==> flow/design.v <==
`timescale 1ns / 1ps
module cordic_sin(
    I_rst_n,         
    I_clk,           
    I_phase,         
    O_cos,           
    O_sin           
    );
    input wire I_rst_n;
    input wire I_clk;
    input wire [14 - 1: 0] I_phase;
    output reg [14 - 1: 0] O_cos ;
    output reg [14 - 1: 0] O_sin ;
    wire [14 - 1: 0] S_cos_0 = 14'd4477;
    wire [14 - 1: 0] S_sin_0 = 0;
    reg [14 - 1: 0] R_cos_1 ;
    reg [14 - 1: 0] R_sin_1 ;
    reg [14 - 1: 0] R_phs_1 ;
    reg [14 - 1: 0] R_cos_2 ;
    reg [14 - 1: 0] R_sin_2 ;
    reg [14 - 1: 0] R_phs_2 ;
    reg [14 - 1: 0] R_cos_3 ;
    reg [14 - 1: 0] R_sin_3 ;
    reg [14 - 1: 0] R_phs_3 ;
    reg [14 - 1: 0] R_cos_4 ;
    reg [14 - 1: 0] R_sin_4 ;
    reg [14 - 1: 0] R_phs_4 ;
    reg [14 - 1: 0] R_cos_5 ;
    reg [14 - 1: 0] R_sin_5 ;
    reg [14 - 1: 0] R_phs_5 ;
    reg [14 - 1: 0] R_cos_6 ;
    reg [14 - 1: 0] R_sin_6 ;
    reg [14 - 1: 0] R_phs_6 ;
    reg [14 - 1: 0] R_cos_7 ;
    reg [14 - 1: 0] R_sin_7 ;
    reg [14 - 1: 0] R_phs_7 ;
    reg [14 - 1: 0] R_cos_8 ;
    reg [14 - 1: 0] R_sin_8 ;
    reg [14 - 1: 0] R_phs_8 ;
    reg [14 - 1: 0] R_cos_9 ;
    reg [14 - 1: 0] R_sin_9 ;
    reg [14 - 1: 0] R_phs_9 ;
    reg [14 - 1: 0] R_cos_10 ;
    reg [14 - 1: 0] R_sin_10 ;
    reg [14 - 1: 0] R_phs_10 ;
    reg [14 - 1: 0] R_cos_11 ;
    reg [14 - 1: 0] R_sin_11 ;
    reg [14 - 1: 0] R_phs_11 ;
    reg [14 - 1: 0] R_cos_12 ;
    reg [14 - 1: 0] R_sin_12 ;
    reg [14 - 1: 0] R_phs_12 ;
    always@(posedge I_clk)
    begin
        if (I_rst_n == 1'b0) begin
            R_cos_1 <= 0;
            R_sin_1 <= 0;
            R_phs_1 <= 0;  
        end
        else begin
            if (I_phase[14 - 1] == 1'b0) begin
                R_cos_1 <= S_cos_0;
                R_sin_1 <= S_sin_0 + S_cos_0;
                R_phs_1 <= I_phase - 14'd1024;
            end
            else begin
                R_cos_1 <= S_cos_0;          
                R_sin_1 <= S_sin_0 - S_cos_0;          
                R_phs_1 <= I_phase + 14'd1024;
            end
        end
    end
    always@(posedge I_clk)                           
    begin                                            
        if (I_rst_n == 1'b0) begin                   
            R_cos_2 <= 0;                            
            R_sin_2 <= 0;                            
            R_phs_2 <= 0;                            
        end                                          
        else begin                                   
            if (R_phs_1[14 - 1] == 1'b0) begin
                R_cos_2 <= R_cos_1 - {R_sin_1[14-1],R_sin_1[14 - 1:1]};                
                R_sin_2 <= R_sin_1 + {R_cos_1[14-1],R_cos_1[14 - 1:1]};                   
                R_phs_2 <= R_phs_1 - 14'd605;        
            end                                      
            else begin                               
                R_cos_2 <= R_cos_1 + {R_sin_1[14-1],R_sin_1[14 - 1:1]};             
                R_sin_2 <= R_sin_1 - {R_cos_1[14-1],R_cos_1[14 - 1:1]};                   
                R_phs_2 <= R_phs_1 + 14'd605;        
            end                                      
        end                                          
    end
    always@(posedge I_clk)                                                           
    begin                                                                            
        if (I_rst_n == 1'b0) begin                                                   
            R_cos_3 <= 0;                                                            
            R_sin_3 <= 0;                                                            
            R_phs_3 <= 0;                                                            
        end                                                                          
        else begin                                                                   
            if (R_phs_2[14 - 1] == 1'b0) begin                                
                R_cos_3 <= R_cos_2 - {R_sin_2[14-1],R_sin_2[14-1],R_sin_2[14 - 1:2]};
                R_sin_3 <= R_sin_2 + {R_cos_2[14-1],R_cos_2[14-1],R_cos_2[14 - 1:2]};
                R_phs_3 <= R_phs_2 - 14'd319;                                        
            end                                                                      
            else begin                                                               
                R_cos_3 <= R_cos_2 + {R_sin_2[14-1],R_sin_2[14-1],R_sin_2[14 - 1:2]};
                R_sin_3 <= R_sin_2 - {R_cos_2[14-1],R_cos_2[14-1],R_cos_2[14 - 1:2]};
                R_phs_3 <= R_phs_2 + 14'd319;                                        
            end                                                                      
        end                                                                          
    end
    always@(posedge I_clk)                                                                                
    begin                                                                                                 
        if (I_rst_n == 1'b0) begin                                                                        
            R_cos_4 <= 0;                                                                                 
            R_sin_4 <= 0;                                                                                 
            R_phs_4 <= 0;                                                                                 
        end                                                                                               
        else begin                                                                                        
            if (R_phs_3[14 - 1] == 1'b0) begin                                                     
                R_cos_4 <= R_cos_3 - {R_sin_3[14-1],R_sin_3[14-1],R_sin_3[14-1],R_sin_3[14 - 1:3]};
                R_sin_4 <= R_sin_3 + {R_cos_3[14-1],R_cos_3[14-1],R_cos_3[14-1],R_cos_3[14 - 1:3]};
                R_phs_4 <= R_phs_3 - 14'd162;                                                             
            end                                                                                           
            else begin                                                                                    
                R_cos_4 <= R_cos_3 + {R_sin_3[14-1],R_sin_3[14-1],R_sin_3[14-1],R_sin_3[14 - 1:3]};
                R_sin_4 <= R_sin_3 - {R_cos_3[14-1],R_cos_3[14-1],R_cos_3[14-1],R_cos_3[14 - 1:3]};
                R_phs_4 <= R_phs_3 + 14'd162;                                                             
            end                                                                                           
        end                                                                                               
    end
    always@(posedge I_clk)                                                                                                     
    begin                                                                                                                      
        if (I_rst_n == 1'b0) begin                                                                                             
            R_cos_5 <= 0;                                                                                                      
            R_sin_5 <= 0;                                                                                                      
            R_phs_5 <= 0;                                                                                                      
        end                                                                                                                    
        else begin                                                                                                             
            if (R_phs_4[14 - 1] == 1'b0) begin                                                                          
                R_cos_5 <= R_cos_4 - {R_sin_4[14-1],R_sin_4[14-1],R_sin_4[14-1],R_sin_4[14-1],R_sin_4[14 - 1:4]};
                R_sin_5 <= R_sin_4 + {R_cos_4[14-1],R_cos_4[14-1],R_cos_4[14-1],R_cos_4[14-1],R_cos_4[14 - 1:4]};
                R_phs_5 <= R_phs_4 - 14'd81;                                                                                  
            end                                                                                                                
            else begin                                                                                                         
                R_cos_5 <= R_cos_4 + {R_sin_4[14-1],R_sin_4[14-1],R_sin_4[14-1],R_sin_4[14-1],R_sin_4[14 - 1:4]};
                R_sin_5 <= R_sin_4 - {R_cos_4[14-1],R_cos_4[14-1],R_cos_4[14-1],R_cos_4[14-1],R_cos_4[14 - 1:4]};
                R_phs_5 <= R_phs_4 + 14'd81;                                                                                  
            end                                                                                                                
        end                                                                                                                    
    end
    always@(posedge I_clk)                                                                                                                          
    begin                                                                                                                                           
        if (I_rst_n == 1'b0) begin                                                                                                                  
            R_cos_6 <= 0;                                                                                                                           
            R_sin_6 <= 0;                                                                                                                           
            R_phs_6 <= 0;                                                                                                                           
        end                                                                                                                                         
        else begin                                                                                                                                  
            if (R_phs_5[14 - 1] == 1'b0) begin                                                                                               
                R_cos_6 <= R_cos_5 - {R_sin_5[14-1],R_sin_5[14-1],R_sin_5[14-1],R_sin_5[14-1],R_sin_5[14-1],R_sin_5[14 - 1:5]};
                R_sin_6 <= R_sin_5 + {R_cos_5[14-1],R_cos_5[14-1],R_cos_5[14-1],R_cos_5[14-1],R_cos_5[14-1],R_cos_5[14 - 1:5]};
                R_phs_6 <= R_phs_5 - 14'd41;                                                                                                       
            end                                                                                                                                     
            else begin                                                                                                                              
                R_cos_6 <= R_cos_5 + {R_sin_5[14-1],R_sin_5[14-1],R_sin_5[14-1],R_sin_5[14-1],R_sin_5[14-1],R_sin_5[14 - 1:5]};
                R_sin_6 <= R_sin_5 - {R_cos_5[14-1],R_cos_5[14-1],R_cos_5[14-1],R_cos_5[14-1],R_cos_5[14-1],R_cos_5[14 - 1:5]};
                R_phs_6 <= R_phs_5 + 14'd41;                                                                                                       
            end                                                                                                                                     
        end                                                                                                                                         
    end
    always@(posedge I_clk)                                                                                                                                                
    begin                                                                                                                                                                 
        if (I_rst_n == 1'b0) begin                                                                                                                                        
            R_cos_7 <= 0;                                                                                                                                                 
            R_sin_7 <= 0;                                                                                                                                                 
            R_phs_7 <= 0;                                                                                                                                                 
        end                                                                                                                                                               
        else begin                                                                                                                                                        
            if (R_phs_6[14 - 1] == 1'b0) begin                                                                                                                     
                R_cos_7 <= R_cos_6 - {R_sin_6[14-1],R_sin_6[14-1],R_sin_6[14-1],R_sin_6[14-1],R_sin_6[14-1],R_sin_6[14-1],R_sin_6[14 - 1:6]}; 
                R_sin_7 <= R_sin_6 + {R_cos_6[14-1],R_cos_6[14-1],R_cos_6[14-1],R_cos_6[14-1],R_cos_6[14-1],R_cos_6[14-1],R_cos_6[14 - 1:6]}; 
                R_phs_7 <= R_phs_6 - 14'd20;                                                                                                                             
            end                                                                                                                                                           
            else begin                                                                                                                                                    
                R_cos_7 <= R_cos_6 + {R_sin_6[14-1],R_sin_6[14-1],R_sin_6[14-1],R_sin_6[14-1],R_sin_6[14-1],R_sin_6[14-1],R_sin_6[14 - 1:6]}; 
                R_sin_7 <= R_sin_6 - {R_cos_6[14-1],R_cos_6[14-1],R_cos_6[14-1],R_cos_6[14-1],R_cos_6[14-1],R_cos_6[14-1],R_cos_6[14 - 1:6]}; 
                R_phs_7 <= R_phs_6 + 14'd20;                                                                                                                             
            end                                                                                                                                                           
        end                                                                                                                                                               
    end                                                                                                                                                                   
    always@(posedge I_clk)                                                                                                                                                                    
    begin                                                                                                                                                                                     
        if (I_rst_n == 1'b0) begin                                                                                                                                                            
            R_cos_8 <= 0;                                                                                                                                                                     
            R_sin_8 <= 0;                                                                                                                                                                     
            R_phs_8 <= 0;                                                                                                                                                                     
        end                                                                                                                                                                                   
        else begin                                                                                                                                                                            
            if (R_phs_7[14 - 1] == 1'b0) begin                                                                                                                                         
                R_cos_8 <= R_cos_7 - {R_sin_7[14-1],R_sin_7[14-1],R_sin_7[14-1],R_sin_7[14-1],R_sin_7[14-1],R_sin_7[14-1],R_sin_7[14-1],R_sin_7[14 - 1:7]};
                R_sin_8 <= R_sin_7 + {R_cos_7[14-1],R_cos_7[14-1],R_cos_7[14-1],R_cos_7[14-1],R_cos_7[14-1],R_cos_7[14-1],R_cos_7[14-1],R_cos_7[14 - 1:7]};
                R_phs_8 <= R_phs_7 - 14'd10;                                                                                                                                                 
            end                                                                                                                                                                               
            else begin                                                                                                                                                                        
                R_cos_8 <= R_cos_7 + {R_sin_7[14-1],R_sin_7[14-1],R_sin_7[14-1],R_sin_7[14-1],R_sin_7[14-1],R_sin_7[14-1],R_sin_7[14-1],R_sin_7[14 - 1:7]};
                R_sin_8 <= R_sin_7 - {R_cos_7[14-1],R_cos_7[14-1],R_cos_7[14-1],R_cos_7[14-1],R_cos_7[14-1],R_cos_7[14-1],R_cos_7[14-1],R_cos_7[14 - 1:7]};
                R_phs_8 <= R_phs_7 + 14'd10;                                                                                                                                                 
            end                                                                                                                                                                               
        end                                                                                                                                                                                   
    end 
    always@(posedge I_clk)                                                                                                                                                                                                     
    begin                                                                                                                                                                                                                      
        if (I_rst_n == 1'b0) begin                                                                                                                                                                                             
            R_cos_9 <= 0;                                                                                                                                                                                                      
            R_sin_9 <= 0;                                                                                                                                                                                                      
            R_phs_9 <= 0;                                                                                                                                                                                                      
        end                                                                                                                                                                                                                    
        else begin                                                                                                                                                                                                             
            if (R_phs_8[14 - 1] == 1'b0) begin                                                                                                                                                                          
                R_cos_9 <= R_cos_8 - {R_sin_8[14-1],R_sin_8[14-1],R_sin_8[14-1],R_sin_8[14-1],R_sin_8[14-1],R_sin_8[14-1],R_sin_8[14-1],R_sin_8[14-1],R_sin_8[14 - 1:8]};            
                R_sin_9 <= R_sin_8 + {R_cos_8[14-1],R_cos_8[14-1],R_cos_8[14-1],R_cos_8[14-1],R_cos_8[14-1],R_cos_8[14-1],R_cos_8[14-1],R_cos_8[14-1],R_cos_8[14 - 1:8]};            
                R_phs_9 <= R_phs_8 - 14'd5;                                                                                                                                                                                  
            end                                                                                                                                                                                                                
            else begin                                                                                                                                                                                                         
                R_cos_9 <= R_cos_8 + {R_sin_8[14-1],R_sin_8[14-1],R_sin_8[14-1],R_sin_8[14-1],R_sin_8[14-1],R_sin_8[14-1],R_sin_8[14-1],R_sin_8[14-1],R_sin_8[14 - 1:8]};             
                R_sin_9 <= R_sin_8 - {R_cos_8[14-1],R_cos_8[14-1],R_cos_8[14-1],R_cos_8[14-1],R_cos_8[14-1],R_cos_8[14-1],R_cos_8[14-1],R_cos_8[14-1],R_cos_8[14 - 1:8]};             
                R_phs_9 <= R_phs_8 + 14'd5;                                                                                                                                                                                  
            end                                                                                                                                                                                                                
        end                                                                                                                                                                                                                    
    end
    always@(posedge I_clk)                                                                                                                                                                                                                       
    begin                                                                                                                                                                                                                                        
        if (I_rst_n == 1'b0) begin                                                                                                                                                                                                               
            R_cos_10 <= 0;                                                                                                                                                                                                                        
            R_sin_10 <= 0;                                                                                                                                                                                                                        
            R_phs_10 <= 0;                                                                                                                                                                                                                        
        end                                                                                                                                                                                                                                      
        else begin                                                                                                                                                                                                                               
            if (R_phs_9[14 - 1] == 1'b0) begin                                                                                                                                                                                            
                R_cos_10 <= R_cos_9 - {R_sin_9[14-1],R_sin_9[14-1],R_sin_9[14-1],R_sin_9[14-1],R_sin_9[14-1],R_sin_9[14-1],R_sin_9[14-1],R_sin_9[14-1],R_sin_9[14-1],R_sin_9[14 - 1:9]};         
                R_sin_10 <= R_sin_9 + {R_cos_9[14-1],R_cos_9[14-1],R_cos_9[14-1],R_cos_9[14-1],R_cos_9[14-1],R_cos_9[14-1],R_cos_9[14-1],R_cos_9[14-1],R_cos_9[14-1],R_cos_9[14 - 1:9]};         
                R_phs_10 <= R_phs_9 - 14'd3;                                                                                                                                                                                                    
            end                                                                                                                                                                                                                                  
            else begin                                                                                                                                                                                                                           
                R_cos_10 <= R_cos_9 + {R_sin_9[14-1],R_sin_9[14-1],R_sin_9[14-1],R_sin_9[14-1],R_sin_9[14-1],R_sin_9[14-1],R_sin_9[14-1],R_sin_9[14-1],R_sin_9[14-1],R_sin_9[14 - 1:9]};          
                R_sin_10 <= R_sin_9 - {R_cos_9[14-1],R_cos_9[14-1],R_cos_9[14-1],R_cos_9[14-1],R_cos_9[14-1],R_cos_9[14-1],R_cos_9[14-1],R_cos_9[14-1],R_cos_9[14-1],R_cos_9[14 - 1:9]};          
                R_phs_10 <= R_phs_9 + 14'd3;                                                                                                                                                                                                    
            end                                                                                                                                                                                                                                  
        end                                                                                                                                                                                                                                      
    end                                                                                                                                                                                                                                                        
    always@(posedge I_clk)                                                                                                                                                                                                                                     
    begin                                                                                                                                                                                                                                                      
        if (I_rst_n == 1'b0) begin                                                                                                                                                                                                                             
            R_cos_11 <= 0;                                                                                                                                                                                                                                     
            R_sin_11 <= 0;                                                                                                                                                                                                                                     
            R_phs_11 <= 0;                                                                                                                                                                                                                                     
        end                                                                                                                                                                                                                                                    
        else begin                                                                                                                                                                                                                                             
            if (R_phs_10[14 - 1] == 1'b0) begin                                                                                                                                                                                                          
                R_cos_11 <= R_cos_10 - {R_sin_10[14-1],R_sin_10[14-1],R_sin_10[14-1],R_sin_10[14-1],R_sin_10[14-1],R_sin_10[14-1],R_sin_10[14-1],R_sin_10[14-1],R_sin_10[14-1],R_sin_10[14-1],R_sin_10[14 - 1:10]}; 
                R_sin_11 <= R_sin_10 + {R_cos_10[14-1],R_cos_10[14-1],R_cos_10[14-1],R_cos_10[14-1],R_cos_10[14-1],R_cos_10[14-1],R_cos_10[14-1],R_cos_10[14-1],R_cos_10[14-1],R_cos_10[14-1],R_cos_10[14 - 1:10]}; 
                R_phs_11 <= R_phs_10 - 14'd1;                                                                                                                                                                                                                
            end                                                                                                                                                                                                                                                
            else begin                                                                                                                                                                                                                                         
                R_cos_11 <= R_cos_10 + {R_sin_10[14-1],R_sin_10[14-1],R_sin_10[14-1],R_sin_10[14-1],R_sin_10[14-1],R_sin_10[14-1],R_sin_10[14-1],R_sin_10[14-1],R_sin_10[14-1],R_sin_10[14-1],R_sin_10[14 - 1:10]};
                R_sin_11 <= R_sin_10 - {R_cos_10[14-1],R_cos_10[14-1],R_cos_10[14-1],R_cos_10[14-1],R_cos_10[14-1],R_cos_10[14-1],R_cos_10[14-1],R_cos_10[14-1],R_cos_10[14-1],R_cos_10[14-1],R_cos_10[14 - 1:10]};
                R_phs_11 <= R_phs_10 + 14'd1;                                                                                                                                                                                                                
            end                                                                                                                                                                                                                                                
        end                                                                                                                                                                                                                                                    
    end                                                                                                                                                                                                                                                                                                                                                          
    always@(posedge I_clk)                                                                                                                                                                                                                                     
    begin                                                                                                                                                                                                                                                      
        if (I_rst_n == 1'b0) begin                                                                                                                                                                                                                             
            R_cos_12 <= 0;                                                                                                                                                                                                                                     
            R_sin_12 <= 0;                                                                                                                                                                                                                                     
            R_phs_12 <= 0;                                                                                                                                                                                                                                     
        end                                                                                                                                                                                                                                                    
        else begin                                                                                                                                                                                                                                             
            if (R_phs_11[14 - 1] == 1'b0) begin                                                                                                                                                                                                          
                R_cos_12 <= R_cos_11 - {R_sin_11[14-1],R_sin_11[14-1],R_sin_11[14-1],R_sin_11[14-1],R_sin_11[14-1],R_sin_11[14-1],R_sin_11[14-1],R_sin_11[14-1],R_sin_11[14-1],R_sin_11[14-1],R_sin_11[14-1],R_sin_11[14 - 1:11]}; 
                R_sin_12 <= R_sin_11 + {R_cos_11[14-1],R_cos_11[14-1],R_cos_11[14-1],R_cos_11[14-1],R_cos_11[14-1],R_cos_11[14-1],R_cos_11[14-1],R_cos_11[14-1],R_cos_11[14-1],R_cos_11[14-1],R_cos_11[14-1],R_cos_11[14 - 1:11]}; 
                R_phs_12 <= R_phs_11 - 14'd1;                                                                                                                                                                                                                
            end                                                                                                                                                                                                                                                
            else begin                                                                                                                                                                                                                                         
                R_cos_12 <= R_cos_11 + {R_sin_11[14-1],R_sin_11[14-1],R_sin_11[14-1],R_sin_11[14-1],R_sin_11[14-1],R_sin_11[14-1],R_sin_11[14-1],R_sin_11[14-1],R_sin_11[14-1],R_sin_11[14-1],R_sin_11[14-1],R_sin_11[14 - 1:11]};
                R_sin_12 <= R_sin_11 - {R_cos_11[14-1],R_cos_11[14-1],R_cos_11[14-1],R_cos_11[14-1],R_cos_11[14-1],R_cos_11[14-1],R_cos_11[14-1],R_cos_11[14-1],R_cos_11[14-1],R_cos_11[14-1],R_cos_11[14-1],R_cos_11[14 - 1:11]};
                R_phs_12 <= R_phs_11 + 14'd1;                                                                                                                                                                                                                
            end                                                                                                                                                                                                                                                
        end                                                                                                                                                                                                                                                    
    end
    always@(posedge I_clk)                                                                                                                                                                                                                                     
    begin                                                                                                                                                                                                                                                      
        if (I_rst_n == 1'b0) begin                                                                                                                                                                                                                             
            O_cos <= 0;                                                                                                                                                                                                                                     
            O_sin <= 0;                                                                                                                                                                                                                                                                                                                                                                                                                                                                         
        end                                                                                                                                                                                                                                                    
        else begin                                                                                                                                                                                                                                             
            if (R_phs_12[14 - 1] == 1'b0) begin                                                                                                                                                                                                          
                O_cos <= R_cos_12 - {R_sin_12[14-1],R_sin_12[14-1],R_sin_12[14-1],R_sin_12[14-1],R_sin_12[14-1],R_sin_12[14-1],R_sin_12[14-1],R_sin_12[14-1],R_sin_12[14-1],R_sin_12[14-1],R_sin_12[14-1],R_sin_12[14-1],R_sin_12[14 - 1:12]}; 
                O_sin <= R_sin_12 + {R_cos_12[14-1],R_cos_12[14-1],R_cos_12[14-1],R_cos_12[14-1],R_cos_12[14-1],R_cos_12[14-1],R_cos_12[14-1],R_cos_12[14-1],R_cos_12[14-1],R_cos_12[14-1],R_cos_12[14-1],R_cos_12[14-1],R_cos_12[14 - 1:12]};                                                                                                                                                                                                             
            end                                                                                                                                                                                                                                                
            else begin                                                                                                                                                                                                                                         
                O_cos <= R_cos_12 + {R_sin_12[14-1],R_sin_12[14-1],R_sin_12[14-1],R_sin_12[14-1],R_sin_12[14-1],R_sin_12[14-1],R_sin_12[14-1],R_sin_12[14-1],R_sin_12[14-1],R_sin_12[14-1],R_sin_12[14-1],R_sin_12[14-1],R_sin_12[14 - 1:12]};
                O_sin <= R_sin_12 - {R_cos_12[14-1],R_cos_12[14-1],R_cos_12[14-1],R_cos_12[14-1],R_cos_12[14-1],R_cos_12[14-1],R_cos_12[14-1],R_cos_12[14-1],R_cos_12[14-1],R_cos_12[14-1],R_cos_12[14-1],R_cos_12[14-1],R_cos_12[14 - 1:12]};                                                                                                                                                                                                          
            end                                                                                                                                                                                                                                                
        end                                                                                                                                                                                                                                                    
    end
endmodule
`timescale 1ns / 1ps
module cordic_native(
    I_rst_n,                 
    I_clk,                   
    I_init_phase,            
    I_change_phase,           
    I_inc_phase,             
    O_cos,                   
    O_sin                    
    );
    input wire I_rst_n;
    input wire I_clk;
    input wire [14 - 1: 0] I_init_phase;
    input wire I_change_phase;
    input wire [14 - 1: 0] I_inc_phase;
    output reg [14 - 1: 0] O_cos;
    output reg [14 - 1: 0] O_sin;
    reg [14 - 1: 0] R_current_phase ;
    wire [14 - 1: 0] S_cos;
    wire [14 - 1: 0] S_sin;
    parameter DIR_FWD = 1'b0;
    parameter DIR_BAK = 1'b1;
    reg R_phase_dir ;
    reg R_cos_dir ;
    parameter MAX_PHASE = 14'd2047;
    parameter MIN_PHASE = -14'd2048;
    wire S_reach_top;  
    assign S_reach_top = (R_current_phase[14 - 1]==0)&&(R_current_phase + I_inc_phase > MAX_PHASE);
    wire S_reach_bottom;  
    assign S_reach_bottom = (R_current_phase[14 - 1]==1)&&(R_current_phase - I_inc_phase < MIN_PHASE);
    always@(posedge I_clk)
    begin
        if (I_rst_n == 0) R_phase_dir <= DIR_FWD;
        else begin
            if (R_phase_dir == DIR_FWD)
                if (S_reach_top) R_phase_dir <= DIR_BAK;
                else R_phase_dir <= DIR_FWD;
            else  
            begin
                if (S_reach_bottom) R_phase_dir <= DIR_FWD;
                else R_phase_dir <= DIR_BAK;
            end
        end
    end
    always @(posedge I_clk)
    begin
        if (I_rst_n == 0) R_current_phase <= I_init_phase;
        else if (I_change_phase == 1'b1) R_current_phase <= I_init_phase;
        else 
            case(R_phase_dir)
            DIR_FWD: if (S_reach_top) R_current_phase <= MAX_PHASE - (R_current_phase + I_inc_phase - MAX_PHASE);
                     else R_current_phase <= R_current_phase + I_inc_phase;
            DIR_BAK: if (S_reach_bottom) R_current_phase <= MIN_PHASE + (R_current_phase - I_inc_phase - MIN_PHASE);
                     else R_current_phase <= R_current_phase - I_inc_phase;
            endcase
    end 
    cordic_sin cordic_sin_inst(
       .I_rst_n(I_rst_n),         
       .I_clk(I_clk),           
       .I_phase(R_current_phase),         
       .O_cos(S_cos),           
       .O_sin(S_sin)           
       );
   reg [13-1:0] R_dir_delay ;
   always @(posedge I_clk)
   begin
       R_dir_delay[0] <= R_phase_dir;
       R_dir_delay[1] <= R_dir_delay[0];
       R_dir_delay[2] <= R_dir_delay[1];
       R_dir_delay[3] <= R_dir_delay[2];
       R_dir_delay[4] <= R_dir_delay[3];
       R_dir_delay[5] <= R_dir_delay[4];
       R_dir_delay[6] <= R_dir_delay[5];
       R_dir_delay[7] <= R_dir_delay[6];
       R_dir_delay[8] <= R_dir_delay[7];
       R_dir_delay[9] <= R_dir_delay[8];
       R_dir_delay[10] <= R_dir_delay[9];
       R_dir_delay[11] <= R_dir_delay[10];
       R_dir_delay[12] <= R_dir_delay[11];
       R_cos_dir <= R_dir_delay[12];
   end
   always @(posedge I_clk)
   begin
       O_sin <= S_sin;
       if (R_cos_dir == DIR_FWD) O_cos <= S_cos;
       else O_cos <= -S_cos;
   end
endmodule
# == Step by step through the tools: cordic_native ==
# The steps from the RTL of cordic_native to its reports follow in flow order.
# Lines are those of the file above, counted from 1.
# Library cell names are shortened.
# Not given: n/a
# inputs
top,cordic_native
clock,I_clk
lib,sky130hd
lib_corner,tt_025C_1v80

# == Elaborated design ==
# Source: Yosys, flattened and elaborated, memories not mapped. Widths are those after wreduce; folded enables and synchronous resets count as part of the registers. Registers that Yosys merges into a memory's read port (data or address) are not register bits. Print and check cells do not count. Equal cells are merged and count once.
# word_totals
output_inout_bits,28
in_bits,31
register_bits,589
wordCells,176
# op_classes
bitwise,2
reduce_logical,2
compare,2
add_sub_neg,79
n_mux,47
# ops
cell,n
14-bit 2-to-1 mux,42
14-bit adder,25
14-bit subtractor,25
14-bit by 1-bit adder with 14-bit output (second input constant),2
14-bit by 1-bit subtractor with 14-bit output (second input constant),2
14-bit by 11-bit subtractor with 14-bit output (second input constant),2
14-bit parallel mux with 2-bit select,1
11-bit by 14-bit subtractor with 14-bit output (first input constant),1
14-bit by 10-bit adder with 14-bit output (second input constant),1
14-bit by 10-bit subtractor with 14-bit output (second input constant),1
14-bit by 11-bit adder with 14-bit output (second input constant),1
14-bit by 11-bit greater-than comparator with 1-bit output (second input constant),1
14-bit adder (first input constant),1
14-bit subtractor (second input constant),1
14-bit less-than comparator (second input constant),1
14-bit by 2-bit adder with 14-bit output (second input constant),1
14-bit by 2-bit subtractor with 14-bit output (second input constant),1
14-bit by 3-bit adder with 14-bit output (second input constant),1
14-bit by 3-bit subtractor with 14-bit output (second input constant),1
14-bit by 4-bit adder with 14-bit output (second input constant),1
14-bit by 4-bit subtractor with 14-bit output (second input constant),1
14-bit by 5-bit adder with 14-bit output (second input constant),1
14-bit by 5-bit subtractor with 14-bit output (second input constant),1
14-bit by 6-bit adder with 14-bit output (second input constant),1
14-bit by 6-bit subtractor with 14-bit output (second input constant),1
14-bit by 7-bit adder with 14-bit output (second input constant),1
14-bit by 7-bit subtractor with 14-bit output (second input constant),1
14-bit by 8-bit adder with 14-bit output (second input constant),1
# Other operator kinds: 8; their cells: 12.

# == Depth ==
# Longest topological path by Yosys (ltp), each cell counted once; first at word level (registers and memories cut), then after technology mapping (sequential cells cut; the memories' decode and read muxes count).
# logic_depth
word_depth,7
abc_area,0
ltp_mapped,16
mapped_depth_nobuf,16

# == After synthesis ==
# Yosys stat after the flow's synthesis: flattened, memories mapped to cells. It holds for the ABC_AREA given above (unset counts as 0); a run with the other value may have another netlist.
# The area totals of this step are shown rounded.
# types
type,n,type_area_um2
dfxtp_1,551,1.1E+04
ha_1,498,6.23E+03
xnor2_1,301,2.64E+03
nor2_1,592,2.22E+03
a21oi_1,350,1751.68
xor2_1,161,1.41E+03
inv_1,275,1032.24
o21ai_0,203,1.02E+03
o21bai_1,123,923.386
nor3_1,173,865.83
fa_1,39,780.749
a21o_1,75,563.04
nand2_1,119,446.678
and2_1,71,444.176
a211oi_1,52,390.374
nand3_1,73,365.35
mux2i_1,35,350.336
clkbuf_1,86,322.81
# Other cell types: 55; their cells: 447.
# synth_totals
cell_count,4224
buf_cells,104
flip_flops,551
mapped_area_um2,36100
# By module: a second synthesis without flattening, with its own total; a netlist apart from the flattened one above.
# hier_totals
cells_unflattened,4545
hier_area_um2,38600
# Each row is one instance without its submodules.
# by_module
mod,seq_area_um2,n_cells,mod_area_um2,n_inst
cordic_sin,9890,4130,35000,1
cordic_native,1140,415,3630,1

# == Worst setup path after synthesis ==
# Source: OpenSTA report_checks on the synthesized netlist (no wires, ideal clock, input and output delay 20% of the period each), path of least setup slack; recovery checks are left aside. Register names are those of the netlist, which keeps one name where synthesis merged equal registers.
# synth_timing
path_kind,input to register
startpoint,input port I_inc_phase[0]
endpoint,register R_current_phase[1]
t_required_ps,4931
clock_period_ps,5000
n_path_buf,0
t_first_pin_ps,1000
slack_ps,1473
input_delay_ps,1000
path_delay_ps,2527
stages,12
arrival_ps,3458
period_less_setup_slack_ps,3527
# "path_delay_ps" = arrival - input delay + setup time.
# "stages": output pins that drive a net of the path, with the launching flip-flop's if there is one; two outputs of one cell count as two.
# "period_less_setup_slack_ps" = period - worst setup slack (recovery checks aside). The figure is calculated, with input and output delays left at 20% of the set period.
# Between the ends stands the longest chain of elaborated cells between them, by number of cells; it is not shown to be the way that was timed. Of several equally long chains one is given.
# Each line given opens the expression or statement behind the cell; cells for indexed reads and writes are added by Yosys, which also makes memories of some case tables.
# A register here has more assigning lines than the two given.
# synth_between
cell_sequence,ha_1 > inv_1 > fa_1 > o21ba_2 > o211a_1 > o21ai_0 > a21oi_1 > or3_4 > a31oi_2 > mux2_1 > mux2_2 > o21ai_1
elab_chain_cells,7
# synth_lines
item,line,source
"start, declared",324,input wire [14 - 1: 0] I_inc_phase;
14-bit subtractor x2,362,DIR_BAK: if (S_reach_bottom) R_current_phase <= MIN_PHASE + (R_current_phase - I_inc_phase - MIN_PHASE);
14-bit adder,362,
14-bit 2-to-1 mux,362,
14-bit parallel mux with 2-bit select,359,case(R_phase_dir)
14-bit 2-to-1 mux,357,else if (I_change_phase == 1'b1) R_current_phase <= I_init_phase;
14-bit 2-to-1 mux,356,if (I_rst_n == 0) R_current_phase <= I_init_phase;
"end, assigned",356,
"end, assigned",357,
"end, declared",327,reg [14 - 1: 0] R_current_phase ;

# == Worst path after layout ==
# Path of least setup slack in the final report of job 1 (OpenROAD, finished layout, wires in). Where an end is a register, its clock arrival counts in the times.
# The report prints the path's times to 10 ps; the period is as set.
# layout_timing
path_kind,input to register
startpoint,input port I_inc_phase[0]
endpoint,register R_current_phase[1]
t_required_ps,4480
t_first_pin_ps,790
slack_ps,430
arrival_ps,4050
n_path_buf,2
input_delay_ps,790
clock_period_ps,3950
stages,14
# Between the ends stands the longest chain of elaborated cells between them, by number of cells; it is not shown to be the way that was timed. Of several equally long chains one is given.
# A register here has more assigning lines than the two given.
# layout_between
cell_sequence,clkdlybuf4s50_1 > ha_1 > inv_1 > fa_1 > o21ba_2 > o211a_1 > o21ai_0 > a21oi_1 > or3_4 > a31oi_2 > buf_4 > mux2_1 > mux2_2 > o21ai_1
elab_chain_cells,7
# layout_lines
item,line,source
"start, declared",324,input wire [14 - 1: 0] I_inc_phase;
14-bit subtractor x2,362,DIR_BAK: if (S_reach_bottom) R_current_phase <= MIN_PHASE + (R_current_phase - I_inc_phase - MIN_PHASE);
14-bit adder,362,
14-bit 2-to-1 mux,362,
14-bit parallel mux with 2-bit select,359,case(R_phase_dir)
14-bit 2-to-1 mux,357,else if (I_change_phase == 1'b1) R_current_phase <= I_init_phase;
14-bit 2-to-1 mux,356,if (I_rst_n == 0) R_current_phase <= I_init_phase;
"end, assigned",356,
"end, assigned",357,
"end, declared",327,reg [14 - 1: 0] R_current_phase ;

FLOW RESULTS
============

Stored flow runs of cordic_native (4 of them; Yosys, OpenROAD, sky130hd). They differ in their settings and are not a sequence. Constraints: input delay and output delay 20% of the set period each, output load 0.01 pF.
"achieved_period_ps" is the run's clock period less its worst setup slack. It is reckoned from that one timing run; input and output delays stay at 20% of the period that was set.
By "worst_setup_path_time_ps" is meant the share of the clock period that the worst setup path is allowed (20% is reserved at inputs, 20% at outputs), minus its slack. Clock arrival times at its registers enter into it.
"worst_setup_path_time_ps" is known to 10 ps.
The results are shown rounded.

Job 1, flow files:
==> flow/run.sh <==
#!/bin/bash
# the make line also repeats the synthesis and layout settings of config.mk as NAME=value (left out here)
make -C /OpenROAD-flow-scripts/flow DESIGN_CONFIG=/design/flow/config.mk WORK_HOME=/design/flow/orfs CLKGATE_MAP_FILE= finish
==> flow/config.mk <==
export PLATFORM = sky130hd
export DESIGN_NAME = cordic_native
export DESIGN_NICKNAME = cordic_native
export VERILOG_FILES = /design/flow/design.v
export SDC_FILE = /design/flow/constraint.sdc
export NUM_CORES = 4
export LEC_CHECK = 0
export CAP_MARGIN = 25
export CORE_MARGIN = 2
export CORE_UTILIZATION = 40
export CTS_CLUSTER_DIAMETER = 284
export MAX_ROUTING_LAYER = met4
export PLACE_DENSITY_LB_ADDON = 0.15
export SLEW_MARGIN = 20
export TNS_END_PERCENT = 75
==> flow/constraint.sdc <==
create_clock -name core_clock -period 3.95 [get_ports {I_clk}]
set_input_delay 0.7900 -clock core_clock [delete_from_list [all_inputs] [get_ports {I_clk}]]
set_output_delay 0.7900 -clock core_clock [all_outputs]
set_load 0.01 [all_outputs]

==> results of job 1, as CSV <==
result,value
synthesis_area_um2,36100
timing.hold.ws_ps,303
util_pct,45.2
total_negative_slack_ps,0
cell_area_final_um2,40600
achieved_period_ps,3518
design_die_area_um2,92700
setup_worst_slack_ps,432
worst_setup_path_time_ps,2730
critical_path_kind,"input to register"

Job 2, flow files:
==> flow/run.sh <==
#!/bin/bash
# the make line also repeats the synthesis and layout settings of config.mk as NAME=value (left out here)
make -C /OpenROAD-flow-scripts/flow DESIGN_CONFIG=/design/flow/config.mk WORK_HOME=/design/flow/orfs CLKGATE_MAP_FILE= finish
==> flow/config.mk <==
export PLATFORM = sky130hd
export DESIGN_NAME = cordic_native
export DESIGN_NICKNAME = cordic_native
export VERILOG_FILES = /design/flow/design.v
export SDC_FILE = /design/flow/constraint.sdc
export NUM_CORES = 4
export LEC_CHECK = 0
export CAP_MARGIN = 20
export CELL_PAD_IN_SITES_DETAIL_PLACEMENT = 1
export CORE_MARGIN = 2
export CORE_UTILIZATION = 71
export CTS_CLUSTER_DIAMETER = 79
export CTS_CLUSTER_SIZE = 77
export HOLD_SLACK_MARGIN = -0.04
export MIN_ROUTING_LAYER = met1
export PLACE_DENSITY = 0.56
export SETUP_SLACK_MARGIN = -0.11
export SLEW_MARGIN = 20
==> flow/constraint.sdc <==
create_clock -name core_clock -period 4.35 [get_ports {I_clk}]
set_input_delay 0.8700 -clock core_clock [delete_from_list [all_inputs] [get_ports {I_clk}]]
set_output_delay 0.8700 -clock core_clock [all_outputs]
set_load 0.01 [all_outputs]

Job 2: stopped before the end: placement reported DPL-0033

Job 3, flow files:
==> flow/run.sh <==
#!/bin/bash
# the make line also repeats the synthesis and layout settings of config.mk as NAME=value (left out here)
make -C /OpenROAD-flow-scripts/flow DESIGN_CONFIG=/design/flow/config.mk WORK_HOME=/design/flow/orfs CLKGATE_MAP_FILE= finish
==> flow/config.mk <==
export PLATFORM = sky130hd
export DESIGN_NAME = cordic_native
export DESIGN_NICKNAME = cordic_native
export VERILOG_FILES = /design/flow/design.v
export SDC_FILE = /design/flow/constraint.sdc
export NUM_CORES = 4
export LEC_CHECK = 0
export CAP_MARGIN = 25
export CELL_PAD_IN_SITES_GLOBAL_PLACEMENT = 3
export CORE_MARGIN = 7
export CORE_UTILIZATION = 40
export CTS_CLUSTER_DIAMETER = 284
export CTS_CLUSTER_SIZE = 43
export HOLD_SLACK_MARGIN = 0.29
export MAX_ROUTING_LAYER = met4
export MIN_ROUTING_LAYER = met2
export PLACE_DENSITY_LB_ADDON = 0.15
export SLEW_MARGIN = 25
export TNS_END_PERCENT = 75
==> flow/constraint.sdc <==
create_clock -name core_clock -period 3.95 [get_ports {I_clk}]
set_input_delay 0.7900 -clock core_clock [delete_from_list [all_inputs] [get_ports {I_clk}]]
set_output_delay 0.7900 -clock core_clock [all_outputs]
set_load 0.01 [all_outputs]

==> results of job 3, as CSV <==
result,value
synthesis_area_um2,36100
timing.hold.ws_ps,343
util_pct,43.1
total_negative_slack_ps,0
cell_area_final_um2,38700
achieved_period_ps,3620
design_die_area_um2,98800
setup_worst_slack_ps,330
worst_setup_path_time_ps,3620
critical_path_kind,"register to register"

Job 4, flow files:
==> flow/run.sh <==
#!/bin/bash
# the make line also repeats the synthesis and layout settings of config.mk as NAME=value (left out here)
make -C /OpenROAD-flow-scripts/flow DESIGN_CONFIG=/design/flow/config.mk WORK_HOME=/design/flow/orfs CLKGATE_MAP_FILE= finish
==> flow/config.mk <==
export PLATFORM = sky130hd
export DESIGN_NAME = cordic_native
export DESIGN_NICKNAME = cordic_native
export VERILOG_FILES = /design/flow/design.v
export SDC_FILE = /design/flow/constraint.sdc
export NUM_CORES = 4
export LEC_CHECK = 0
export CAP_MARGIN = 20
export CORE_MARGIN = 2
export CORE_UTILIZATION = 40
export SLEW_MARGIN = 20
==> flow/constraint.sdc <==
create_clock -name core_clock -period 5.0 [get_ports {I_clk}]
set_input_delay 1.0000 -clock core_clock [delete_from_list [all_inputs] [get_ports {I_clk}]]
set_output_delay 1.0000 -clock core_clock [all_outputs]
set_load 0.01 [all_outputs]

==> results of job 4, as CSV <==
result,value
synthesis_area_um2,36100
timing.hold.ws_ps,325
util_pct,44.8
total_negative_slack_ps,0
cell_area_final_um2,40200
achieved_period_ps,4027
design_die_area_um2,92700
setup_worst_slack_ps,973
worst_setup_path_time_ps,3030
critical_path_kind,"input to register"
